==> flow/design.v <==
module floating_Mult(
    input               clk, 
    input               rst,
    input       [31:0]  OperandA,
    input       [31:0]  OperandB,
    input               in_valid,
    output              zero_exponent,  
    output              Exception,  
    output              NaN,  
    output reg          out_valid,
    output reg  [31:0]  out
);
    reg sign_out;
    reg normalize;  
    reg [7:0] Exponent_out;
    reg [22:0] Mantissa_out;
    reg [23:0] OperandA_reg, OperandB_reg;  
    reg [47:0] Mantissa_product;
    localparam BIAS = 127;
    always @(*) begin
        out = 32'b0;
        out_valid = 1'b0;
        sign_out = 1'b0;
        normalize = 1'b0;
        Exponent_out = 8'b0;
        Mantissa_out = 23'b0;
        OperandA_reg = 24'b0;
        OperandB_reg = 24'b0;
        Mantissa_product = 48'b0;
        if(~rst) begin
            out = 32'b0;
            out_valid = 1'b0;
        end
        else if(in_valid) begin 
            sign_out = OperandA[31] ^ OperandB[31];
       		OperandA_reg = (|OperandA[30:23]) ? {1'b1, OperandA[22:0]} : {1'b0, OperandA[22:0]};
            OperandB_reg = (|OperandB[30:23]) ? {1'b1, OperandB[22:0]} : {1'b0, OperandB[22:0]};
            Mantissa_product = OperandA_reg * OperandB_reg;
            normalize = Mantissa_product[47];  
            if(~normalize && ~zero_exponent) begin
      			Mantissa_product = Mantissa_product << 1 ;
      			Mantissa_out = Mantissa_product[46:24] + Mantissa_product[23] ;  
      			normalize = Mantissa_product[47];
      			Exponent_out = (OperandA[30:23] + OperandB[30:23] - BIAS);
    		end
  			else begin
  				Mantissa_out = Mantissa_product [46:24];  
  				Exponent_out = (OperandA[30:23] + OperandB[30:23] - BIAS) + normalize;
  			end
            if (zero_exponent) begin
                out = 32'b0;
                out_valid = 1'b1;
            end
            else if(NaN) begin
                out = {sign_out,8'b1111_1111, 23'b111_1111_1111_1111_1111_1111};
                out_valid = 1'b1;
            end
            else if(Exception) begin
                out = {sign_out,8'b1111_1111,23'b0};
                out_valid = 1'b1;
            end
            else if (normalize) begin
                out = {sign_out, Exponent_out, Mantissa_out};
                out_valid = 1'b1;
            end
        end
        else begin  
            out = 32'b0;
            out_valid = 1'b0;
        end
    end
    assign Exception = ( ( (&OperandA[30:23]) && (OperandA[22:0] == 0) )   || ( (&OperandB[30:23]) && (OperandB[22:0] == 0) ) ) ? 1'b1 : 1'b0;
    assign zero_exponent = ((OperandA[30:23] == 0) | (OperandB[30:23] == 0)) ? 1'b1 : 1'b0;
    assign NaN =( ( (OperandA[30:23] == 8'b1111_1111) && (OperandA [22:0] != 23'b0) ) || ( (OperandB[30:23] == 8'b1111_1111) && (OperandB [22:0] != 23'b0) ) ) ? 1 : 0; 
endmodule
module Adder(
    input               clk,
    input               rst,
    input       [31:0]  OperandA,
    input       [31:0]  OperandB,
    input               in_valid,
    output              Exception,  
    output              zero_exponent,
    output              NaN,
    output reg out_valid,
output reg [31:0] out
    );
reg signA;
reg [23:0] mantissaA;
reg [7:0] expA;
reg signB;
reg [23:0] mantissaB;
reg [7:0] expB, expB_new;
reg [24:0] mantissa_sum;
reg [23:0] mantissaB_shift;
reg sign_out;
reg [7:0] exp_out;
reg [22:0] mantissa_out;
reg [8:0] Diff_exponent;  
integer norm_i;
always @(*) begin
    out = 32'b0;
    out_valid = 1'b0;
    expB_new = 8'b0;
    mantissa_sum = 25'b0;
    mantissaB_shift = 24'b0;
    sign_out = 1'b0;
    exp_out = 8'b0;
    mantissa_out = 23'b0;
    Diff_exponent = 9'b0;
    signA = OperandA [31];
    expA = OperandA [30:23];
    mantissaA = (|OperandA[30:23]) ? {1'b1, OperandA[22:0]} : {1'b0, OperandA[22:0]};
    signB = OperandB [31];
    expB = OperandB [30:23];
    mantissaB = (|OperandB[30:23]) ? {1'b1, OperandB[22:0]} : {1'b0, OperandB[22:0]};
    if (~rst) begin
        out = 32'b0;
        out_valid = 1'b0;
    end
    else if(in_valid) begin
       if (expA < expB) begin
            {signA, expA, mantissaA, signB, expB, mantissaB} = {signB, expB, mantissaB, signA, expA, mantissaA};
        end
        Diff_exponent = expA - expB ;
        expB_new = expB + Diff_exponent ;
        mantissaB_shift = (Diff_exponent > 0) ? mantissaB >> Diff_exponent : mantissaB ;
        exp_out = expA;
        if(signA == signB) begin
            mantissa_sum = mantissaA + mantissaB_shift;
            sign_out = signA;
        end
        else begin
        if(mantissaA >= mantissaB_shift) begin
            mantissa_sum = mantissaA - mantissaB_shift;
            sign_out = signA;
        end
        else begin
            mantissa_sum = mantissaB_shift - mantissaA;
            sign_out = signB ;
        end
        end
        if(mantissa_sum[24]) begin
            mantissa_sum = mantissa_sum >> 1;  
            exp_out = exp_out + 1 ;
        end 
        for (norm_i = 0; norm_i < 24; norm_i = norm_i + 1)
            if (~ mantissa_sum[23] & (|mantissa_sum) )
            begin
            mantissa_sum = mantissa_sum << 1;
            exp_out = exp_out - 1;
            end
        mantissa_out = mantissa_sum[22:0];
         if(NaN) begin
            out = {sign_out,8'b1111_1111, 23'b111_1111_1111_1111_1111_1111};
            out_valid = 1'b1;
        end
        else if(Exception) begin
            out = {sign_out,8'b1111_1111,23'b0};
            out_valid = 1'b1;
        end
        else begin
            out = {sign_out, exp_out, mantissa_out};
            out_valid = 1'b1;
        end
    end
    else begin
        out_valid = 1'b0;
    end
end
assign NaN =( ( (OperandA[30:23] == 8'b1111_1111) && (OperandA [22:0] != 23'b0) ) || ( (OperandB[30:23] == 8'b1111_1111) && (OperandB [22:0] != 23'b0) ) ) ? 1 : 0;
assign Exception = ( ( (&OperandA[30:23]) && (OperandA[22:0] == 0) )   || ( (&OperandB[30:23]) && (OperandB[22:0] == 0) ) ) ? 1'b1 : 1'b0;
endmodule 
module Accumulator(
    input               clk, 
    input               rst,
    input    [31:0]     IN1,
    input               in_valid,
    input [7:0]         kernel_size,
    output reg [31:0]   Accumulator,
    output reg              output_valid
    );
wire [31:0] out;
wire [15:0] counter_tmp;
reg  [15:0] counter ;
assign counter_tmp = kernel_size*kernel_size;
always @(posedge clk or negedge rst) begin
    if(~rst) begin
        Accumulator <= 0;
        output_valid <= 0;
        counter <= 0;
    end
    else if (in_valid) begin
      counter <= counter + 1 ;
        if (counter == counter_tmp-1)
          begin
            counter <= 0;
            output_valid <= 1;
            Accumulator <= (counter == 0) ? IN1 : out;  
          end
        else if (counter == 0)begin
          Accumulator <= IN1;  
          output_valid <= 0;
        end
       else
         begin
        Accumulator <= out;
        output_valid <= 0;
         end
    end
    else begin
      Accumulator <= Accumulator;  
      output_valid <= 0;
      end
end
        Adder add_inst(
            .clk(clk),
            .rst(rst),
            .OperandA(IN1),
            .OperandB(Accumulator),
            .in_valid(in_valid),
            .Exception(),
            .zero_exponent(),
            .NaN(),
            .out_valid(),
            .out(out)
        );
endmodule 
module conv_mac (
    input         clk,
    input         rst,           
    input         in_valid,
    input  [31:0] OperandA,      
    input  [31:0] OperandB,      
    input  [7:0]  kernel_size,
    output        out_valid,
    output [31:0] result
);
wire        acc_en;
wire [31:0] mult_result;
floating_Mult multiplier(
    .clk(clk),
    .rst(rst),
    .OperandA(OperandA),
    .OperandB(OperandB),
    .in_valid(in_valid),
    .zero_exponent(),
    .Exception(),
    .NaN(),
    .out_valid(acc_en),
    .out(mult_result)
);
Accumulator accumulator(
    .clk(clk),
    .rst(rst),
    .IN1(mult_result),
    .in_valid(acc_en),
    .Accumulator(result),
    .output_valid(out_valid),
    .kernel_size(kernel_size)
);
endmodule
# Tool chain data of conv_mac

What the tools print for conv_mac, step after step.
Line numbers count from 1 in the design file above.
The mark n/a stands for no value.

Design top: conv_mac
Clock input: clk
Library: sky130hd
Library corner: tt_025C_1v80

# After elaboration

Counts by Yosys on the flattened word-level netlist (proc, flatten, opt, wreduce; memories kept). Register bits leave out memories and registers merged into their read ports (data or address). Print and check cells are left out. Cells with the same type and inputs are merged into one.

Register bits: 49
Input port bits: 75
Output and inout bits: 33
Word-level cells: 362

Add/subtract/negate cells: 35
Multipliers: 2
$lt $le $gt $ge: 3
Equality and inequality tests: 6
Shifts and indexed selects: 1
Mux-type cells: 204
Bitwise logic cells: 52
Reductions and logical operators: 56

Operators with widths:

| kind                                                | number |
| 2-to-1 mux 25 bit                                   | 75 |
| multiplier 24 x 24 -> 48 bit                        | 1 |
| 2-to-1 mux 8 bit                                    | 80 |
| OR reduction 25 bit                                 | 24 |
| 2-to-1 mux 24 bit                                   | 12 |
| 2-to-1 mux 32 bit                                   | 8 |
| subtractor 8 x 1 -> 8 bit (second input constant)   | 24 |
| multiplier 8 x 8 -> 16 bit                          | 1 |
| logical NOT 23 bit                                  | 4 |
| nonzero test 23 bit                                 | 4 |
| 2-to-1 mux 31 bit                                   | 2 |
| subtractor 24 x 24 -> 25 bit                        | 2 |
| 2-to-1 mux 23 bit                                   | 2 |
| == test 16 x 32 -> 1 bit                            | 1 |
| == test 8 bit (second input constant)               | 4 |
| AND reduction 8 bit                                 | 4 |
| OR reduction 8 bit                                  | 4 |
| NOT 1 bit                                           | 26 |
| adder 24 x 24 -> 25 bit                             | 1 |
| AND 1 bit                                           | 24 |
| greater-or-equal comparator 24 bit                  | 1 |
| >> shifter 24 x 9 -> 24 bit                         | 1 |
| 2-to-1 mux 1 bit                                    | 24 |
| adder 23 x 1 -> 23 bit                              | 1 |
| subtractor 16 x 1 -> 17 bit (second input constant) | 1 |
| adder 16 x 1 -> 16 bit (second input constant)      | 1 |
| logical NOT 16 bit                                  | 1 |
| logical NOT 8 bit                                   | 2 |

Other operator kinds: 13; their cells: 24.

# Longest topological paths

Longest topological path by Yosys (ltp), each cell counted once; first at word level (registers and memories cut), then after technology mapping (sequential cells cut; the memories' decode and read muxes count).

Depth after elaboration: 151
ABC_AREA: 1
Gate-level depth with buffers: 244
Mapped depth without buffers: 227

# Netlist

The flow's flattened synthesis, as Yosys stat reports it; memories are mapped. The netlist is that of the ABC_AREA named above (0 if unset); the other value can give another one.
The area totals of this step are shown rounded.

Cells by type:

| cell type                 | number | total area (um2) |
| sky130_fd_sc_hd__fa_1     | 515    | 1.03E+04 |
| sky130_fd_sc_hd__nand2_1  | 2195   | 8.24E+03 |
| sky130_fd_sc_hd__inv_1    | 1403   | 5.27E+03 |
| sky130_fd_sc_hd__ha_1     | 330    | 4128.96 |
| sky130_fd_sc_hd__nand3_1  | 509    | 2.55E+03 |
| sky130_fd_sc_hd__nor2_1   | 673    | 2.53E+03 |
| sky130_fd_sc_hd__xor2_1   | 171    | 1.5E+03 |
| sky130_fd_sc_hd__o21ai_0  | 257    | 1.29E+03 |
| sky130_fd_sc_hd__dfrtp_1  | 49     | 1.23E+03 |
| sky130_fd_sc_hd__a21oi_1  | 180    | 900.864 |
| sky130_fd_sc_hd__clkbuf_1 | 210    | 788.256 |
| sky130_fd_sc_hd__xnor2_1  | 60     | 525.504 |
| sky130_fd_sc_hd__nand4_1  | 83     | 519.248 |
| sky130_fd_sc_hd__nor3_1   | 60     | 300.288 |
| sky130_fd_sc_hd__buf_6    | 25     | 281.52 |
| sky130_fd_sc_hd__nand2_2  | 44     | 275.264 |
| sky130_fd_sc_hd__nor4_1   | 40     | 250.24 |
| sky130_fd_sc_hd__a31oi_1  | 38     | 237.728 |

Other cell types: 49; their cells: 430.

Cell count: 7272
Chip area (Yosys): 0.044 mm2
Area of sequential cells: 0.0012 mm2
Mapped flip-flops: 49
Buffers: 287

# Timing after synthesis

OpenSTA on the mapped netlist: ideal clock, no wires. The path of least setup slack (recovery checks aside). Input and output delay are each 20% of the period. Register names are those of the netlist, which keeps one name where synthesis merged equal registers.

Path type: input to register
From: in OperandB[28]
To: reg accumulator.Accumulator[29]
Clock period: 44.0 ns
External input delay: 8.800 ns
Setup time: 0.120 ns
Time at the first pin: 8.800 ns
Data arrival time: 36.074 ns
Required time: 43.880 ns
Setup slack: 7.806 ns
Path delay: 27.394 ns
Stages: 214
Buffers on the path: 20
Synthesis period reached: 36.194 ns

"path delay" = arrival - input delay + setup time.
"stages" counts driving pins, that of a launching flip-flop among them; a cell with two outputs on the path counts twice.
"synthesis period reached" = period - worst setup slack (recovery checks aside). The figure is calculated, with input and output delays left at 20% of the set period.
Between the ends stands the longest chain of elaborated cells between them, by number of cells; it is not shown to be the way that was timed. Of several equally long chains one is given.
Each line given opens the expression or statement behind the cell; cells for indexed reads and writes are added by Yosys, which also makes memories of some case tables.
At most two assigning lines are given for a register; there are more.

Cells stage by stage: sky130_fd_sc_hd__or4_1 -> sky130_fd_sc_hd__nor2_1 -> sky130_fd_sc_hd__clkbuf_1 -> sky130_fd_sc_hd__inv_1 -> sky130_fd_sc_hd__clkbuf_1 -> sky130_fd_sc_hd__nand2_1 -> sky130_fd_sc_hd__fa_1 -> sky130_fd_sc_hd__fa_1 -> sky130_fd_sc_hd__fa_1 -> sky130_fd_sc_hd__inv_1 -> sky130_fd_sc_hd__fa_1 -> sky130_fd_sc_hd__inv_1 -> sky130_fd_sc_hd__fa_1 -> sky130_fd_sc_hd__fa_1 -> sky130_fd_sc_hd__inv_1 -> sky130_fd_sc_hd__fa_1 -> sky130_fd_sc_hd__ha_1 -> sky130_fd_sc_hd__nand2_1 -> (+178 left out) -> sky130_fd_sc_hd__nand2_1 -> sky130_fd_sc_hd__nand2_1 -> sky130_fd_sc_hd__ha_1 -> sky130_fd_sc_hd__inv_1 -> sky130_fd_sc_hd__o21ai_0 -> sky130_fd_sc_hd__ha_1 -> sky130_fd_sc_hd__inv_1 -> sky130_fd_sc_hd__nor2_1 -> sky130_fd_sc_hd__a21oi_1 -> sky130_fd_sc_hd__inv_1 -> sky130_fd_sc_hd__ha_1 -> sky130_fd_sc_hd__nand4_1 -> sky130_fd_sc_hd__nor2_1 -> sky130_fd_sc_hd__nand3_1 -> sky130_fd_sc_hd__xor2_1 -> sky130_fd_sc_hd__nand2_1 -> sky130_fd_sc_hd__nand2_1 -> sky130_fd_sc_hd__a21oi_2
Cells in the longest elaborated chain: 151
Elaborated cells between the ends (all ways): 328
Classes of those cells: add/sub: 33; mul: 1; compare: 3; eq/ne: 3; shift: 1; mux: 196; logic: 51; reduce/logical: 40

Ends and longest elaborated chain, post-synthesis:

| what                         | RTL line | RTL |
| from (decl)                  | 234      | `input  [31:0] OperandB,` |
| OR reduction 8 bit           | 37       | `OperandB_reg = (\|OperandB[30:23]) ? {1'b1, OperandB[22:0]} : {1'b0, OperandB[22:0]};` |
| 2-to-1 mux 24 bit            | 37       |  |
| multiplier 24 x 24 -> 48 bit | 38       |  |
| NOT 1 bit                    | 40       | `if(~normalize && ~zero_exponent) begin` |
| logical AND 1 bit            | 40       |  |
| 2-to-1 mux 1 bit             | 40       |  |
| 2-to-1 mux 1 bit             | 34       | `else if(in_valid) begin` |
| (+137 left out)              | n/a      |  |
| NOT 1 bit                    | 148      | `if (~ mantissa_sum[23] & (\|mantissa_sum) )` |
| AND 1 bit                    | 148      |  |
| 2-to-1 mux 8 bit             | 148      |  |
| 2-to-1 mux 31 bit            | 158      | `else if(Exception) begin` |
| 2-to-1 mux 31 bit            | 154      | `if(NaN) begin` |
| 2-to-1 mux 32 bit            | 117      | `if (~rst) begin` |
| 2-to-1 mux 32 bit            | 201      | `else if (counter == 0)begin` |
| to (assign)                  | 199      | `Accumulator <= (counter == 0) ? IN1 : out;` |
| to (assign)                  | 207      | `Accumulator <= out;` |
| to (decl)                    | 180      | `output reg [31:0]   Accumulator,` |

# Worst path after layout

Path of least setup slack in the final report of run 1 (OpenROAD, finished layout, wires in). Where an end is a register, its clock arrival counts in the times.

Path type: input to register
From: in OperandA[14]
To: reg accumulator.Accumulator[27]
Clock period: 41.8 ns
External input delay: 8.36 ns
Setup time: 0.14 ns
Time at the first pin: 8.36 ns
Data arrival time: 40.51 ns
Required time: 41.97 ns
Setup slack: 1.46 ns
Stages: 211
Buffers on the path: 21

Between the ends stands the longest chain of elaborated cells between them, by number of cells; it is not shown to be the way that was timed. Of several equally long chains one is given.
At most two assigning lines are given for a register; there are more.

Cells stage by stage: sky130_fd_sc_hd__clkbuf_1 -> sky130_fd_sc_hd__clkbuf_1 -> sky130_fd_sc_hd__nand2_1 -> sky130_fd_sc_hd__fa_1 -> sky130_fd_sc_hd__inv_1 -> sky130_fd_sc_hd__fa_1 -> sky130_fd_sc_hd__fa_1 -> sky130_fd_sc_hd__inv_1 -> sky130_fd_sc_hd__fa_1 -> sky130_fd_sc_hd__inv_1 -> sky130_fd_sc_hd__fa_1 -> sky130_fd_sc_hd__inv_1 -> sky130_fd_sc_hd__fa_1 -> sky130_fd_sc_hd__inv_1 -> sky130_fd_sc_hd__fa_1 -> sky130_fd_sc_hd__ha_1 -> sky130_fd_sc_hd__nand2_1 -> sky130_fd_sc_hd__nor2_1 -> (+175 left out) -> sky130_fd_sc_hd__ha_1 -> sky130_fd_sc_hd__nand2_1 -> sky130_fd_sc_hd__nand2_2 -> sky130_fd_sc_hd__ha_1 -> sky130_fd_sc_hd__inv_1 -> sky130_fd_sc_hd__o21ai_2 -> sky130_fd_sc_hd__ha_1 -> sky130_fd_sc_hd__inv_1 -> sky130_fd_sc_hd__nor2_1 -> sky130_fd_sc_hd__a21oi_2 -> sky130_fd_sc_hd__inv_1 -> sky130_fd_sc_hd__ha_1 -> sky130_fd_sc_hd__nand4_1 -> sky130_fd_sc_hd__nor2_1 -> sky130_fd_sc_hd__xnor2_1 -> sky130_fd_sc_hd__nand2_1 -> sky130_fd_sc_hd__a21oi_2 -> sky130_fd_sc_hd__a21oi_1
Cells in the longest elaborated chain: 150
Elaborated cells between the ends (all ways): 321
Classes of those cells: add/sub: 31; mul: 1; compare: 3; eq/ne: 2; shift: 1; mux: 195; logic: 49; reduce/logical: 39

Ends and longest elaborated chain, post-layout:

| what                         | RTL line | RTL |
| from (decl)                  | 233      | `input  [31:0] OperandA,` |
| 2-to-1 mux 24 bit            | 36       | `OperandA_reg = (\|OperandA[30:23]) ? {1'b1, OperandA[22:0]} : {1'b0, OperandA[22:0]};` |
| multiplier 24 x 24 -> 48 bit | 38       |  |
| NOT 1 bit                    | 40       | `if(~normalize && ~zero_exponent) begin` |
| logical AND 1 bit            | 40       |  |
| 2-to-1 mux 1 bit             | 40       |  |
| 2-to-1 mux 1 bit             | 34       | `else if(in_valid) begin` |
| 2-to-1 mux 1 bit             | 30       | `if(~rst) begin` |
| (+136 left out)              | n/a      |  |
| NOT 1 bit                    | 148      | `if (~ mantissa_sum[23] & (\|mantissa_sum) )` |
| AND 1 bit                    | 148      |  |
| 2-to-1 mux 8 bit             | 148      |  |
| 2-to-1 mux 31 bit            | 158      | `else if(Exception) begin` |
| 2-to-1 mux 31 bit            | 154      | `if(NaN) begin` |
| 2-to-1 mux 32 bit            | 117      | `if (~rst) begin` |
| 2-to-1 mux 32 bit            | 201      | `else if (counter == 0)begin` |
| to (assign)                  | 199      | `Accumulator <= (counter == 0) ? IN1 : out;` |
| to (assign)                  | 207      | `Accumulator <= out;` |
| to (decl)                    | 180      | `output reg [31:0]   Accumulator,` |

# Flow runs of conv_mac

Settings and measured results of 4 stored flow runs for module conv_mac (sky130hd), not sorted in any way. The constraints put input and output delay at 20% of the set period each and load the outputs with 0.01 pF.
By "period reached" is meant the clock period of the run minus its worst setup slack. This is arithmetic on one report: input and output delays are still those of the set period (20% each).
"time on the worst setup path" is the time allowed to the run's worst setup path (the clock period less input and output delay, where it has them) less its slack. Clock arrival times count: a late capture clock shortens it, a late launch clock lengthens it.
Values from the reports are rounded here.
Settings: . = not set for that run.
Among the results, . means that no value is shown for the run.

| setting or result                      | run 1             | run 2 | run 3             | run 4             |
| ABC_AREA                               | 1                 | 1     | .                 | 1                 |
| CAP_MARGIN                             | 15                | 35    | 20                | 20                |
| CELL_PAD_IN_SITES_DETAIL_PLACEMENT     | 1                 | .     | .                 | .                 |
| CELL_PAD_IN_SITES_GLOBAL_PLACEMENT     | 0                 | 3     | .                 | 0                 |
| CORE_ASPECT_RATIO                      | 1.74              | 1.71  | .                 | 1.27              |
| CORE_MARGIN                            | 7                 | 10    | 2                 | 2                 |
| CORE_UTILIZATION                       | 21                | 40    | 40                | 51                |
| CTS_CLUSTER_DIAMETER                   | 114               | .     | .                 | .                 |
| CTS_CLUSTER_SIZE                       | 37                | .     | .                 | 35                |
| GPL_TIMING_DRIVEN                      | 0                 | 1     | .                 | 1                 |
| MAX_ROUTING_LAYER                      | met5              | .     | .                 | met5              |
| MIN_ROUTING_LAYER                      | met1              | met2  | .                 | .                 |
| PLACE_DENSITY_LB_ADDON                 | 0.24              | 0.27  | .                 | .                 |
| period_ns                              | 41.8              | 33.9  | 37.6              | 34.1              |
| SLEW_MARGIN                            | 20                | 20    | 20                | 20                |
| GPL_ROUTABILITY_DRIVEN                 | .                 | 0     | .                 | .                 |
| HOLD_SLACK_MARGIN                      | .                 | 0.15  | .                 | .                 |
| TNS_END_PERCENT                        | .                 | 85    | .                 | .                 |
| SETUP_SLACK_MARGIN                     | .                 | .     | .                 | 2.58              |
| synthesis area (mm2)                   | 0.044             | .     | 0.043             | 0.044             |
| full die area (mm2)                    | 0.22              | .     | 0.11              | 0.089             |
| standard-cell area after routing (mm2) | 0.051             | .     | 0.051             | 0.06              |
| utilization of the finished layout (%) | 24                | .     | 49                | 70                |
| worst setup slack after layout (ns)    | 1.5               | .     | 1.5               | -0.59             |
| final setup TNS (ns)                   | 0.000             | .     | 0.000             | -3.7              |
| worst-case hold slack (ns)             | 0.61              | .     | 0.59              | 0.61              |
| period reached (ns)                    | 40.337            | .     | 36.136            | 34.686            |
| time on the worst setup path (ns)      | 31.98             | .     | 28.62             | 27.87             |
| type of the worst setup path           | input to register | .     | input to register | input to register |

Run 2: no results, placement failed with FLW-0024
